==> flow/design.v <==
`timescale 1ns / 1ps
module adder_1bit(a, b, ci, s, co);
	input wire a,b,ci;
	output wire s,co;
	and (c1,a,b), (c2,b,ci), (c3,a,ci);
	xor (s1,a,b), (s,s1,ci);
	or (co,c1,c2,c3);
endmodule
`timescale 1ns / 1ps
module adder_32bits(A, B, Ctr, S, Co,Cy);
	parameter size=32;
   input [size:1] A;
   input [size:1] B;
   input Ctr;
   output [size:1] S;
   output Co;
	output Cy;
	wire[size-1:1]  Ctemp;
	wire[size:1]    Bo;
	assign Bo={32{Ctr}}^B;
adder_1bit 	A1(.a(A[1]),.b(Bo[1]),.ci(Ctr),.s(S[1]),.co(Ctemp[1])),
		A2(A[2],Bo[2],Ctemp[1],S[2],Ctemp[2]),
		A3(A[3],Bo[3],Ctemp[2],S[3],Ctemp[3]),
		A4(A[4],Bo[4],Ctemp[3],S[4],Ctemp[4]),
		A5(A[5],Bo[5],Ctemp[4],S[5],Ctemp[5]),
		A6(A[6],Bo[6],Ctemp[5],S[6],Ctemp[6]),
		A7(A[7],Bo[7],Ctemp[6],S[7],Ctemp[7]),
		A8(A[8],Bo[8],Ctemp[7],S[8],Ctemp[8]),
		A9(A[9],Bo[9],Ctemp[8],S[9],Ctemp[9]),
		A10(A[10],Bo[10],Ctemp[9],S[10],Ctemp[10]),
		A11(A[11],Bo[11],Ctemp[10],S[11],Ctemp[11]),
		A12(A[12],Bo[12],Ctemp[11],S[12],Ctemp[12]),
		A13(A[13],Bo[13],Ctemp[12],S[13],Ctemp[13]),
		A14(A[14],Bo[14],Ctemp[13],S[14],Ctemp[14]),
		A15(A[15],Bo[15],Ctemp[14],S[15],Ctemp[15]),
		A16(A[16],Bo[16],Ctemp[15],S[16],Ctemp[16]),
		A17(A[17],Bo[17],Ctemp[16],S[17],Ctemp[17]),
		A18(A[18],Bo[18],Ctemp[17],S[18],Ctemp[18]),
		A19(A[19],Bo[19],Ctemp[18],S[19],Ctemp[19]),
		A20(A[20],Bo[20],Ctemp[19],S[20],Ctemp[20]),
		A21(A[21],Bo[21],Ctemp[20],S[21],Ctemp[21]),
		A22(A[22],Bo[22],Ctemp[21],S[22],Ctemp[22]),
		A23(A[23],Bo[23],Ctemp[22],S[23],Ctemp[23]),
		A24(A[24],Bo[24],Ctemp[23],S[24],Ctemp[24]),
		A25(A[25],Bo[25],Ctemp[24],S[25],Ctemp[25]),
		A26(A[26],Bo[26],Ctemp[25],S[26],Ctemp[26]),
		A27(A[27],Bo[27],Ctemp[26],S[27],Ctemp[27]),
		A28(A[28],Bo[28],Ctemp[27],S[28],Ctemp[28]),
		A29(A[29],Bo[29],Ctemp[28],S[29],Ctemp[29]),
		A30(A[30],Bo[30],Ctemp[29],S[30],Ctemp[30]),
		A31(A[31],Bo[31],Ctemp[30],S[31],Ctemp[31]),
		A32(A[32],Bo[32],Ctemp[31],S[32],Co);
		assign Cy=(!(A[32]^Bo[32]))*(A[32]^S[32]);
endmodule
module mul_32_32_64(clk, rst, start, a, b, out, idle);
   input clk;
   input rst;
   input start;
   input [31:0] a, b;
   output reg [63:0] out;
   output idle;
   reg [63:0]        out_r;
   parameter START = 1'b0, CALC = 1'b1;
   reg [4:0]         count;
   reg               state;
   reg               last;
   wire [33:0]       tmp_sum;
   wire [33:0]       a_ext;
   wire [33:0]       addend;
   wire [2:0]        booth;
   assign idle = (state == START);
   assign a_ext = {{2{a[31]}}, a};
   assign booth = {out_r[1:0], last};
   assign addend = (booth[1] ^ booth[0]) ? a_ext : {a_ext[32:0], 1'b0} & {34{booth[2] ^ booth[0]}};
   assign tmp_sum = {{2{out_r[63]}}, out_r[63:32]} + (addend ^ {34{booth[2]}}) + {33'b0, booth[2]};
   always @(posedge clk) begin
      if (rst) begin
         state <= START;
         count <= 5'b00000;
      end else begin
      case (state)
        START: begin
           if (start) begin
              out_r <= {32'b0, b};
              last <= 1'b0;
              count <= 5'b00000;
              state <= CALC;
           end
        end
        CALC: begin
           if (~count[4]) begin
              count <= count + 1;
              out_r[63:30] <= tmp_sum[33:0];
              out_r[29:0] <= out_r[31:2];
              last <= out_r[1];
           end  
           else begin
              out <= out_r;
              state <= START;
              count <= 5'b00000;
           end
        end  
        default:;
      endcase  
      end
   end  
endmodule  
module div_64_32_32(clk, rst, start, a, b, quo, mod, idle);
   input clk;
   input rst;
   input start;
   input [63:0] a;
   input [31:0] b;
   output reg [31:0] quo, mod;
   output idle;
   reg [31:0]        quo_r;
   reg [33:0]        mod_r;
   parameter START = 2'b00, CALC = 2'b01, FIN = 2'b11;
   reg [1:0]         state;
   reg [4:0]         count;
   wire [33:0]       b_ext;
   wire [33:0]       tmp_sum;
   reg               op;
   assign idle = (state == START);
   assign b_ext = {2'b00, b};
   assign tmp_sum = mod_r + (b_ext ^ {34{op}}) + {33'b0, op};
   always @(posedge clk) begin
      if (rst) begin
         state <= START;
         count <= 5'b00000;
      end else begin
      case (state)
        START: begin
           if (start) begin
              mod_r <= {1'b0, a[63:31]};
              quo_r <= {a[30:0], 1'b0};
              op <= 1;     
              count <= 5'b00000;
              state <= CALC;
           end
        end
        CALC: begin
           if (count != 5'b11111) begin
              mod_r <= {tmp_sum[32:0], quo_r[31]};
              quo_r <= {quo_r[30:0], ~tmp_sum[33]};
              op <= ~tmp_sum[33];
              count <= count + 1;
           end
           else begin
              quo_r <= {quo_r[30:0], ~tmp_sum[33]};
              mod_r <= tmp_sum[33] ? tmp_sum + b_ext : tmp_sum;
              state <= FIN;
              count <= 5'b00000;
           end
        end
        FIN: begin
           quo <= quo_r;
           mod <= mod_r[31:0];
           state <= START;
           count <= 5'b00000;
        end
        default: state <= START;
      endcase  
      end
   end  
endmodule  
module int_calc(clk, rst, start, A, B, done, int_add, int_sub, int_mul, int_div, int_mod, addCo, addCy, subCo, subCy);
   input clk;
   input rst;
   input start;
   input [63:0] A;
   input [31:0] B;
   output done;
   output [31:0] int_add;
   output [31:0] int_sub;
   output [63:0] int_mul;
   output [31:0] int_div;
   output [31:0] int_mod;
	output addCo;
	output addCy;
	output subCo;
	output subCy;
   reg [31:0] a_r;
   reg [31:0] b_r;
   reg        busy;
   wire       mul_idle;
   wire       div_idle;
   assign done = busy & mul_idle & div_idle;
   always @(posedge clk) begin
      if (start) begin
         a_r <= A[31:0];
         b_r <= B;
      end
      if (rst) busy <= 1'b0;
      else if (start) busy <= 1'b1;
      else if (done) busy <= 1'b0;
   end
   adder_32bits adder(.A(a_r),
                      .B(b_r),
                      .Ctr(1'b0),
                      .S(int_add),
                      .Co(addCo),
                      .Cy(addCy));
   adder_32bits suber(.A(a_r),
                      .B(b_r),
                      .Ctr(1'b1),
                      .S(int_sub),
                      .Co(subCo),
                      .Cy(subCy));
   mul_32_32_64 muler(.clk(clk),
                      .rst(rst),
                      .start(start),
                      .a(a_r),
                      .b(B),
                      .out(int_mul),
                      .idle(mul_idle));
   div_64_32_32 diver(.clk(clk),
                      .rst(rst),
                      .start(start),
                      .a(A),
                      .b(b_r),
                      .quo(int_div),
                      .mod(int_mod),
                      .idle(div_idle));
endmodule  
# == From RTL to reports: int_calc ==
# Tool output for the design above, in the order of the flow.
# Line numbers count from 1 in the design file above.
# Operators carry their Yosys type and port widths (W data, S select, Z words).
# Library cell names are shortened.
# Not given: -
# inputs
design,int_calc
clock_port,clk
cell_library,sky130hd
corner,tt_025C_1v80

# == Elaborated design ==
# Source: Yosys, flattened and elaborated, memories not mapped. Widths are those after wreduce. Registers that Yosys merges into a memory's read port (data or address) are not register bits. Print and check cells do not count. Equal cells are merged and count once.
# op_classes
eq_ne,8
mul,2
n_reduce_logical,13
muxes,32
addsub,7
n_logic,454
# ops
operator,count
$mux W34,6
$and A1 B1 Y1,190
$pmux W34 S2,2
$xor A1 B1 Y1,130
$or A1 B1 Y1,126
$add A34 B1 Y34,2
$add A34 B34 Y34,2
$pmux W32 S2,1
$pmux W30 S2,1
$mux W30,2
$xor A32 B34 Y34,1
$add A34 B32 Y34,1
$and A34 B34 Y34,1
$xor A34 B34 Y34,1
$not A32 Y32,1
$mux W32,1
$pmux W5 S3,1
$mux W5,3
$add A5 B1 Y5 const B,2
$pmux W5 S2,1
$reduce_and A3 Y1,3
$ne A2 B2 Y1 const B,4
$mux W1,8
$reduce_and A2 Y1,3
$pmux W1 S2,3
$ne A5 B5 Y1 const B,1
$not A1 Y1,4
$reduce_bool A2 Y1,2
# Other operator kinds: 10; their cells: 13.
# word_totals
in_bits,99
word_cells,532
out_inout_bits,197
reg_bits,338

# == Logic depth ==
# Yosys ltp: most cells in a row. Word level: on the elaborated netlist, between registers, memories and ports. Mapped: between sequential cells and ports; inverters and the memories' decode and read muxes count.
# depth
word_depth,97
abc_area,0
depth_mapped,36
mapped_depth_nobuf,36

# == Mapped cells and area ==
# Yosys stat after the flow's synthesis: flattened, memories mapped to cells. It holds for the ABC_AREA given above (unset counts as 0); a run with the other value may have another netlist.
# by_type
cell_type,count,type_area_um2
edfxtp_1,324,9.73E+03
fa_1,65,1.3E+03
ha_1,102,1.28E+03
mux2_2,64,720.691
a21oi_1,135,675.648
nor2_1,168,630.605
xor2_1,63,551.779
buf_4,65,487.968
inv_1,115,431.664
xnor2_1,44,385.37
nand2_1,94,352.838
o21ai_0,65,325.312
a21o_1,43,322.81
a221oi_1,35,306.544
dfxtp_1,15,300.288
o22ai_1,35,218.96
mux2i_1,18,180.173
clkbuf_1,43,161.405
# Not listed: further types 70, cells in them 334.
# synth_totals
seqArea_mm2,0.0100296
cell_count,1827
ff_cells,339
yosys_area_mm2,0.0207111
n_buf,131
# The figures by module come from a second, unflattened synthesis with its own total; it is not the netlist above.
# hier_totals
hier_cells,1862
area_unflattened_mm2,0.0213655
# Each row is one instance without its submodules.
# by_module
module,cells,n_inst,mod_area_mm2
div_64_32_32,857,1,0.00915
mul_32_32_64,793,1,0.0082041
int_calc,70,1,0.0019744
adder_1bit,1,64,0.00002
adder_32bits,39,2,0.0003779

# == Timing after synthesis ==
# OpenSTA on the mapped netlist: ideal clock, no wires. The path of least setup slack (recovery checks aside). Input and output delay are each 20% of the period. Register names are those of the netlist, which keeps one name where synthesis merged equal registers.
# synth_path
path_type,register -> output
from,register a_r[0]
to,output addCy
delay_ps,15043
required_time_ps,16800
period_ps,21000
t_first_pin_ps,0
output_delay_ps,4200
arrival_ps,15043
setup_slack_ps,1757
path_stages,36
period_less_setup_slack_ps,19243
# "delay_ps" is the arrival time less input delay plus setup time.
# A path that ends at an output port has no setup time.
# "path_stages": output pins that drive a net of the path, with the launching flip-flop's if there is one; two outputs of one cell count as two.
# "period_less_setup_slack_ps" is the clock period less the worst setup slack; recovery checks do not enter. This is arithmetic on one report: input and output delays are still those of the set period (20% each).
# Between the ends stands the longest chain of elaborated cells between them, by number of cells; it is not shown to be the way that was timed. Of several equally long chains one is given.
# Each line given opens the expression or statement behind the cell; cells for indexed reads and writes are added by Yosys, which also makes memories of some case tables.
# synth_via
path_cell_list,edfxtp_1 > ha_1 > fa_1 > fa_1 > fa_1 > fa_1 > fa_1 > fa_1 > fa_1 > fa_1 > fa_1 > fa_1 > fa_1 > fa_1 > fa_1 > fa_1 > fa_1 > fa_1 > fa_1 > fa_1 > fa_1 > fa_1 > fa_1 > fa_1 > fa_1 > fa_1 > fa_1 > fa_1 > fa_1 > fa_1 > fa_1 > fa_1 > inv_1 > fa_1 > xnor2_1 > and2_1
elab_chain_cells,94
# synth_rtl
item,line,text
start: declaration,183,reg [31:0] a_r;
start: assignment,191,a_r <= A[31:0];
$and A1 B1 Y1 x2,5,"and (c1,a,b), (c2,b,ci), (c3,a,ci);"
$or A1 B1 Y1 x2,7,"or (co,c1,c2,c3);"
$and A1 B1 Y1,5,
$or A1 B1 Y1 x2,7,
$and A1 B1 Y1,5,
$or A1 B1 Y1 x2,7,
$and A1 B1 Y1,5,
[74 not listed],-,
$and A1 B1 Y1,5,
$or A1 B1 Y1 x2,7,
$and A1 B1 Y1,5,
$or A1 B1 Y1 x2,7,
$xor A1 B1 Y1,6,"xor (s1,a,b), (s,s1,ci);"
$xor A1 B1 Y1,53,assign Cy=(!(A[32]^Bo[32]))*(A[32]^S[32]);
$mul A1 B1 Y1,53,
end: declaration,180,output addCy;

# == Timing after layout ==
# From the final timing report of flow run 1: the path of least setup slack in the routed layout; clock arrival at registers is part of the times.
# The report prints the path's times to 10 ps; the period is as set.
# layout_path
path_type,register -> output
from,register b_r[0]
to,output subCy
arrival_ps,13390
period_ps,13400
t_first_pin_ps,590
setup_slack_ps,-2670
path_stages,37
output_delay_ps,2680
required_time_ps,10720
# Between the ends stands the longest chain of elaborated cells between them, by number of cells; it is not shown to be the way that was timed. Of several equally long chains one is given.
# layout_via
path_cell_list,edfxtp_1 > ha_2 > fa_2 > fa_2 > fa_2 > fa_2 > fa_2 > fa_2 > fa_2 > fa_2 > fa_2 > fa_2 > fa_2 > fa_2 > fa_2 > fa_2 > fa_2 > fa_2 > fa_2 > fa_2 > fa_2 > fa_2 > fa_2 > fa_2 > fa_2 > fa_2 > fa_2 > fa_2 > fa_2 > fa_2 > fa_2 > fa_2 > inv_2 > fa_2 > xnor2_1 > nor2_1 > buf_2
elab_chain_cells,97
# layout_rtl
item,line,text
start: declaration,184,reg [31:0] b_r;
start: assignment,192,b_r <= B;
$not A32 Y32,-,
$and A1 B1 Y1,5,"and (c1,a,b), (c2,b,ci), (c3,a,ci);"
$or A1 B1 Y1 x2,7,"or (co,c1,c2,c3);"
$and A1 B1 Y1,5,
$or A1 B1 Y1 x2,7,
$and A1 B1 Y1,5,
$or A1 B1 Y1 x2,7,
[78 not listed],-,
$and A1 B1 Y1,5,
$or A1 B1 Y1 x2,7,
$and A1 B1 Y1,5,
$or A1 B1 Y1 x2,7,
$xor A1 B1 Y1,6,"xor (s1,a,b), (s,s1,ci);"
$xor A1 B1 Y1,53,assign Cy=(!(A[32]^Bo[32]))*(A[32]^S[32]);
$mul A1 B1 Y1,53,
end: declaration,182,output subCy;

# Measured data: module int_calc, platform sky130hd, 6 stored runs of the flow under differing settings, order arbitrary. Input and output delays are each 20% of the period that was set; the output load is 0.01 pF.
# By "achievedPeriod_ps" is meant the clock period of the run minus its worst setup slack. This is arithmetic on one report: input and output delays are still those of the set period (20% each).
# By "worst_setup_path_time_ps" is meant the share of the clock period that the worst setup path is allowed (20% is reserved at inputs, 20% at outputs), minus its slack. Clock arrival times at its registers enter into it.
# "design_power_mw" is the tool's figure for a default switching activity; nothing was simulated.
# "worst_setup_path_time_ps" is known to 10 ps.
# Settings: . = not set for that run.
setting or result,flow run 1,flow run 2,flow run 3,flow run 4,flow run 5,flow run 6
CAP_MARGIN,15,30,30,10,20,20
CORE_ASPECT_RATIO,0.75,0.75,0.75,.,.,.
CORE_UTILIZATION,19,19,19,26,40,40
CTS_CLUSTER_SIZE,31,31,31,.,47,.
GPL_ROUTABILITY_DRIVEN,0,0,0,.,0,.
PLACE_DENSITY_LB_ADDON,0.08,0.08,0.08,.,0.28,.
period_ns,13.4,29.9,29.9,23.3,21.0,21.0
CORE_MARGIN,2,2,2,8,3,2
SLEW_MARGIN,20,20,20,20,20,20
CELL_PAD_IN_SITES_DETAIL_PLACEMENT,.,2,1,.,1,.
MAX_ROUTING_LAYER,.,met4,met4,.,.,.
SETUP_SLACK_MARGIN,.,-0.45,5.0,5.0,1.5,1.5
TNS_END_PERCENT,.,.,45,100,20,.
ABC_AREA,.,.,.,0,.,.
HOLD_SLACK_MARGIN,.,.,.,0.12,0.03,.
PLACE_DENSITY,.,.,.,0.51,.,.
CTS_CLUSTER_DIAMETER,.,.,.,.,47,.
MIN_ROUTING_LAYER,.,.,.,.,met1,.
achievedPeriod_ps,16075,22840,22692,18196,19361,19104
setupTns_ps,-24570,0,0,0,0,0
layout_stdcell_area_mm2,0.0266531,0.0263453,0.0263803,0.0261851,0.0257097,0.0253881
layout_utilization_pct,24.7,24.5,24.5,33.2,50.7,49.5
design_power_mw,3.873,1.728,1.736,2.212,2.499,2.346
yosys.chip_area_mm2,0.0207111,0.0207111,0.0207111,0.0207111,0.0207111,0.0207111
worst_setup_path_time_ps,13390,16860,16710,13540,15160,14900
worst_path_kind,register -> output,register -> output,register -> output,register -> output,register -> output,register -> output
worst_setup_slack_ps,-2675,7060,7208,5104,1639,1896
dieArea_mm2,0.111689,0.111689,0.111689,0.0889441,0.0545433,0.0536131
timing.hold.ws_ps,439,439,448,438,436,442
